==> flow/design.v <==
module top#(parameter m = 7)(
    input clk,
    input signed [m-1:0]noise_in,
    output reg signed [2*m-1:0]filter_out
);
    localparam signed [m-1:0] tap0 = 5;
    localparam signed [m-1:0] tap1 = 8;
    localparam signed [m-1:0] tap2 = 11;
    localparam signed [m-1:0] tap3 = 15;
    localparam signed [m-1:0] tap4 = 17;
    localparam signed [m-1:0] tap5 = 18;
    localparam signed [m-1:0] tap6 = 17;
    localparam signed [m-1:0] tap7 = 15;
    localparam signed [m-1:0] tap8 = 11;
    localparam signed [m-1:0] tap9 = 8;
    localparam signed [m-1:0] tap10 = 5;
    reg signed [m-1:0] register_0;
    reg signed [m-1:0] register_1;
    reg signed [m-1:0] register_2;
    reg signed [m-1:0] register_3;
    reg signed [m-1:0] register_4;
    reg signed [m-1:0] register_5;
    reg signed [m-1:0] register_6;
    reg signed [m-1:0] register_7;
    reg signed [m-1:0] register_8;
    reg signed [m-1:0] register_9;
    always@(posedge clk) begin
        register_0 <= noise_in;
        register_1 <= register_0;
        register_2 <= register_1;
        register_3 <= register_2;
        register_4 <= register_3;
        register_5 <= register_4;
        register_6 <= register_5;
        register_7 <= register_6;
        register_8 <= register_7;
        register_9 <= register_8;  
        filter_out <=  noise_in * tap0 +
                            register_0 * tap1 +
                            register_1 * tap2 +
                            register_2 * tap3 +
                            register_3 * tap4 +
                            register_4 * tap5 +
                            register_5 * tap6 +
                            register_6 * tap7 +
                            register_7 * tap8 +
                            register_8 * tap9 +
                            register_9 * tap10;
    end
endmodule
From RTL to reports: top
The steps from the RTL of top to its reports follow in flow order.
Line numbers count from 1 in the design file above.
Library cell names are shortened.
{ "setup": {"top": "top", "clock": "clk", "lib": "sky130hd", "corner": "tt_025C_1v80"} }

After elaboration
Yosys after proc, flatten, opt, wreduce and memory -nomap, before mapping. Enables and synchronous resets that opt folds into registers are not counted as muxes. Memory bits, and registers merged into a memory's read port (data or address), are not among the register bits. Print and check cells are not counted. Equal cells are merged and count once.
{ "classes": {"add_sub_neg": 10, "n_mul": 9} }
{ "op_table": {"columns": ["operator", "n"], "rows": [
  ["multiplier 7 x 5 -> 12 bit (second input constant)", 5],
  ["multiplier 7 x 6 -> 13 bit (second input constant)", 2],
  ["multiplier 7 x 4 -> 11 bit (second input constant)", 2],
  ["adder 14 x 13 -> 14 bit", 3],
  ["adder 14 x 12 -> 14 bit", 2],
  ["adder 13 x 12 -> 14 bit", 1],
  ["adder 14 x 10 -> 14 bit", 1],
  ["adder 14 x 11 -> 14 bit", 1],
  ["adder 12 x 12 -> 13 bit", 1],
  ["adder 11 x 10 -> 12 bit", 1]
]} }
{ "word_totals": {"reg_bits": 84, "in_bits": 8, "out_inout_bits": 14, "wordCells": 30} }

Longest topological paths
Depth = most cells in a row (Yosys ltp): at word level without a register or memory, in the mapped netlist without a sequential cell, where the memories' decode and read muxes count.
{ "depth": {"ltp_word": 11, "ABC_AREA": 0, "mapped_depth": 24} }

After synthesis
The flow's flattened synthesis, as Yosys stat reports it; memories are mapped. The netlist is that of the ABC_AREA named above (0 if unset); the other value can give another one.
{ "types": {"columns": ["cell", "n"], "rows": [
  ["fa_1", 186],
  ["ha_1", 163],
  ["dfxtp_1", 84],
  ["inv_1", 311],
  ["xnor2_1", 25],
  ["xor2_1", 7],
  ["a21oi_1", 11],
  ["o21ai_0", 9],
  ["nor2_1", 8],
  ["and2_1", 4],
  ["or2_2", 4],
  ["a21o_1", 3],
  ["xnor3_1", 1],
  ["a211oi_1", 2],
  ["nand2_1", 4],
  ["nand3b_1", 2],
  ["o21a_1", 2],
  ["nor2b_1", 2]
]} }
Not listed: further types 8, cells in them 9.
{ "synth_totals": {"stdcells": 837, "yosys_area_um2": 9252.6, "ff_cells": 84, "buf_cells": 2} }

Path before layout
Path of least setup slack by OpenSTA after synthesis, without wires, with an ideal clock, recovery checks aside; 20% of the period is set as input and as output delay. Where synthesis merged equal registers, the netlist keeps one of their names.
{ "synth_timing": {"kind": "input port to flip-flop", "from": "input noise_in[6]", "to": "register filter_out[11]", "period_ps": 10000, "input_delay_ps": 2000, "launch_ps": 2000, "arrival_time_ps": 7816, "required_ps": 9928, "setup_slack_ps": 2112, "path_delay_ps": 5888, "stages": 22, "path_buffers": 0, "period_less_setup_slack_ps": 7888} }
"path_delay_ps" = arrival - input delay + setup time.
"stages" counts driving pins, that of a launching flip-flop among them; a cell with two outputs on the path counts twice.
"period_less_setup_slack_ps" = period - worst setup slack (recovery checks aside). The figure is calculated, with input and output delays left at 20% of the set period.
The rows between start and end are the longest chain of elaborated cells between them; the timing report does not say that the signal goes this way. Where chains are equally long, one stands for them.
Each line given opens the expression or statement behind the cell; cells for indexed reads and writes are added by Yosys, which also makes memories of some case tables.
{ "synth_via": {"cell_sequence": "inv_1 -> fa_1 -> inv_1 -> ha_1 -> fa_1 -> fa_1 -> inv_1 -> fa_1 -> inv_1 -> fa_1 -> fa_1 -> fa_1 -> inv_1 -> fa_1 -> inv_1 -> ha_1 -> and2_1 -> o21ai_0 -> nand3b_1 -> a21o_1 -> a21oi_1 -> xnor2_1", "elab_chain_len": 11, "cone_cells": 11, "lines_between": 1, "classes_between": "add/sub (10); mul (1)"} }
{ "synth_rtl": {"columns": ["item", "line", "source"], "rows": [
  ["from (decl)", 3, "input signed [m-1:0]noise_in,"],
  ["multiplier 7 x 4 -> 11 bit", 38, "filter_out <=  noise_in * tap0 +"],
  ["adder 11 x 10 -> 12 bit", 38, null],
  ["adder 12 x 12 -> 13 bit", 38, null],
  ["adder 13 x 12 -> 14 bit", 38, null],
  ["adder 14 x 13 -> 14 bit x3", 38, null],
  ["adder 14 x 12 -> 14 bit x2", 38, null],
  ["adder 14 x 10 -> 14 bit", 38, null],
  ["adder 14 x 11 -> 14 bit", 38, null],
  ["to (assign)", 38, null],
  ["to (decl)", 4, "output reg signed [2*m-1:0]filter_out"]
]} }

Worst path after layout
Path of least setup slack in the final report of record 1 (OpenROAD, finished layout, wires in). Where an end is a register, its clock arrival counts in the times.
The path's times are printed in steps of 10 ps; the period is the one set.
{ "layout_timing": {"kind": "input port to flip-flop", "from": "input noise_in[6]", "to": "register filter_out[11]", "period_ps": 10000, "input_delay_ps": 2000, "launch_ps": 2000, "arrival_time_ps": 8830, "required_ps": 10270, "setup_slack_ps": 1440, "stages": 23, "path_buffers": 1} }
The rows between start and end are the longest chain of elaborated cells between them; the timing report does not say that the signal goes this way. Where chains are equally long, one stands for them.
{ "layout_via": {"cell_sequence": "clkdlybuf4s50_1 -> inv_1 -> fa_1 -> inv_1 -> ha_1 -> fa_1 -> fa_1 -> inv_1 -> fa_1 -> inv_1 -> fa_1 -> fa_1 -> fa_1 -> inv_1 -> fa_1 -> inv_1 -> ha_1 -> and2_1 -> o21ai_0 -> nand3b_1 -> a21o_1 -> a21oi_1 -> xnor2_1", "elab_chain_len": 11, "cone_cells": 11, "lines_between": 1, "classes_between": "add/sub (10); mul (1)"} }
{ "layout_rtl": {"columns": ["item", "line", "source"], "rows": [
  ["from (decl)", 3, "input signed [m-1:0]noise_in,"],
  ["multiplier 7 x 4 -> 11 bit", 38, "filter_out <=  noise_in * tap0 +"],
  ["adder 11 x 10 -> 12 bit", 38, null],
  ["adder 12 x 12 -> 13 bit", 38, null],
  ["adder 13 x 12 -> 14 bit", 38, null],
  ["adder 14 x 13 -> 14 bit x3", 38, null],
  ["adder 14 x 12 -> 14 bit x2", 38, null],
  ["adder 14 x 10 -> 14 bit", 38, null],
  ["adder 14 x 11 -> 14 bit", 38, null],
  ["to (assign)", 38, null],
  ["to (decl)", 4, "output reg signed [2*m-1:0]filter_out"]
]} }

Data sheet: physical implementation of top

Settings and measured results of 4 stored flow runs for module top (sky130hd), not sorted in any way. The constraints put input and output delay at 20% of the set period each and load the outputs with 0.01 pF.
"period_reached_ps" is the run's clock period less its worst setup slack. It is reckoned from that one timing run; input and output delays stay at 20% of the period that was set.
By "worst_path_ps" is meant the share of the clock period that the worst setup path is allowed (20% is reserved at inputs, 20% at outputs), minus its slack. Clock arrival times at its registers enter into it.
"worst_path_ps" is given in steps of 10 ps.

Record 1
==> flow/run.sh <==
#!/bin/bash
# the make line also repeats the synthesis and layout settings of config.mk as NAME=value (left out here)
make -C /OpenROAD-flow-scripts/flow DESIGN_CONFIG=/design/flow/config.mk WORK_HOME=/design/flow/orfs CLKGATE_MAP_FILE= finish
==> flow/config.mk <==
export PLATFORM = sky130hd
export DESIGN_NAME = top
export DESIGN_NICKNAME = top
export VERILOG_FILES = /design/flow/design.v
export SDC_FILE = /design/flow/constraint.sdc
export NUM_CORES = 4
export LEC_CHECK = 0
export CAP_MARGIN = 20
export CELL_PAD_IN_SITES_GLOBAL_PLACEMENT = 3
export CORE_MARGIN = 2
export CORE_UTILIZATION = 40
export CTS_CLUSTER_DIAMETER = 225
export HOLD_SLACK_MARGIN = -0.06
export SLEW_MARGIN = 20
==> flow/constraint.sdc <==
create_clock -name core_clock -period 10.0 [get_ports {clk}]
set_input_delay 2.0000 -clock core_clock [delete_from_list [all_inputs] [get_ports {clk}]]
set_output_delay 2.0000 -clock core_clock [all_outputs]
set_load 0.01 [all_outputs]

==> results of record 1, as JSON <==
{
  "finish.stdcell_area_um2": 10103.4,
  "worst_setup_slack_ps": 1443,
  "setupTns_ps": 0,
  "period_reached_ps": 8557,
  "ys_area_um2": 9252.6,
  "final_die_area_um2": 24364.1,
  "worst_path_ps": 6560,
  "path_kind": "input port to flip-flop"
}

Record 2
==> flow/run.sh <==
#!/bin/bash
# the make line also repeats the synthesis and layout settings of config.mk as NAME=value (left out here)
make -C /OpenROAD-flow-scripts/flow DESIGN_CONFIG=/design/flow/config.mk WORK_HOME=/design/flow/orfs CLKGATE_MAP_FILE= finish
==> flow/config.mk <==
export PLATFORM = sky130hd
export DESIGN_NAME = top
export DESIGN_NICKNAME = top
export VERILOG_FILES = /design/flow/design.v
export SDC_FILE = /design/flow/constraint.sdc
export NUM_CORES = 4
export LEC_CHECK = 0
export CAP_MARGIN = 20
export CELL_PAD_IN_SITES_GLOBAL_PLACEMENT = 1
export CORE_ASPECT_RATIO = 1.55
export CORE_MARGIN = 2
export CORE_UTILIZATION = 40
export CTS_CLUSTER_DIAMETER = 201
export CTS_CLUSTER_SIZE = 28
export GPL_TIMING_DRIVEN = 0
export HOLD_SLACK_MARGIN = 0.11
export MAX_ROUTING_LAYER = met5
export MIN_ROUTING_LAYER = met2
export PLACE_DENSITY = 0.54
export SLEW_MARGIN = 5
==> flow/constraint.sdc <==
create_clock -name core_clock -period 10.0 [get_ports {clk}]
set_input_delay 2.0000 -clock core_clock [delete_from_list [all_inputs] [get_ports {clk}]]
set_output_delay 2.0000 -clock core_clock [all_outputs]
set_load 0.01 [all_outputs]

==> results of record 2, as JSON <==
{
  "worst_path_ps": 6790,
  "path_kind": "input port to flip-flop",
  "period_reached_ps": 8790,
  "worst_setup_slack_ps": 1210,
  "setupTns_ps": 0,
  "finish.stdcell_area_um2": 10134.7,
  "ys_area_um2": 9252.6,
  "final_die_area_um2": 24393.0
}

Record 3
==> flow/run.sh <==
#!/bin/bash
# the make line also repeats the synthesis and layout settings of config.mk as NAME=value (left out here)
make -C /OpenROAD-flow-scripts/flow DESIGN_CONFIG=/design/flow/config.mk WORK_HOME=/design/flow/orfs CLKGATE_MAP_FILE= finish
==> flow/config.mk <==
export PLATFORM = sky130hd
export DESIGN_NAME = top
export DESIGN_NICKNAME = top
export VERILOG_FILES = /design/flow/design.v
export SDC_FILE = /design/flow/constraint.sdc
export NUM_CORES = 4
export LEC_CHECK = 0
export CAP_MARGIN = 35
export CORE_MARGIN = 5
export CORE_UTILIZATION = 56
export CTS_CLUSTER_SIZE = 12
export GPL_ROUTABILITY_DRIVEN = 0
export PLACE_DENSITY_LB_ADDON = 0.14
export SETUP_SLACK_MARGIN = -0.09
export SLEW_MARGIN = 20
==> flow/constraint.sdc <==
create_clock -name core_clock -period 7.66 [get_ports {clk}]
set_input_delay 1.5320 -clock core_clock [delete_from_list [all_inputs] [get_ports {clk}]]
set_output_delay 1.5320 -clock core_clock [all_outputs]
set_load 0.01 [all_outputs]

==> results of record 3, as JSON <==
{
  "worst_setup_slack_ps": 167,
  "setupTns_ps": 0,
  "ys_area_um2": 9252.6,
  "finish.stdcell_area_um2": 10371.2,
  "worst_path_ps": 5960,
  "path_kind": "input port to flip-flop",
  "final_die_area_um2": 19193.3,
  "period_reached_ps": 7493
}

Record 4
==> flow/run.sh <==
#!/bin/bash
# the make line also repeats the synthesis and layout settings of config.mk as NAME=value (left out here)
make -C /OpenROAD-flow-scripts/flow DESIGN_CONFIG=/design/flow/config.mk WORK_HOME=/design/flow/orfs CLKGATE_MAP_FILE= finish
==> flow/config.mk <==
export PLATFORM = sky130hd
export DESIGN_NAME = top
export DESIGN_NICKNAME = top
export VERILOG_FILES = /design/flow/design.v
export SDC_FILE = /design/flow/constraint.sdc
export NUM_CORES = 4
export LEC_CHECK = 0
export ABC_AREA = 1
export CAP_MARGIN = 40
export CELL_PAD_IN_SITES_DETAIL_PLACEMENT = 2
export CELL_PAD_IN_SITES_GLOBAL_PLACEMENT = 1
export CORE_MARGIN = 2
export CORE_UTILIZATION = 33
export CTS_CLUSTER_DIAMETER = 345
export GPL_ROUTABILITY_DRIVEN = 0
export GPL_TIMING_DRIVEN = 0
export MAX_ROUTING_LAYER = met4
export SETUP_SLACK_MARGIN = 2.35
export SLEW_MARGIN = 0
export TNS_END_PERCENT = 5
==> flow/constraint.sdc <==
create_clock -name core_clock -period 10.0 [get_ports {clk}]
set_input_delay 2.0000 -clock core_clock [delete_from_list [all_inputs] [get_ports {clk}]]
set_output_delay 2.0000 -clock core_clock [all_outputs]
set_load 0.01 [all_outputs]

==> results of record 4, as JSON <==
{
  "worst_path_ps": 5630,
  "path_kind": "input port to flip-flop",
  "worst_setup_slack_ps": 2366,
  "ys_area_um2": 9427.8,
  "final_die_area_um2": 29937.7,
  "setupTns_ps": 0,
  "period_reached_ps": 7634,
  "finish.stdcell_area_um2": 10779.1
}
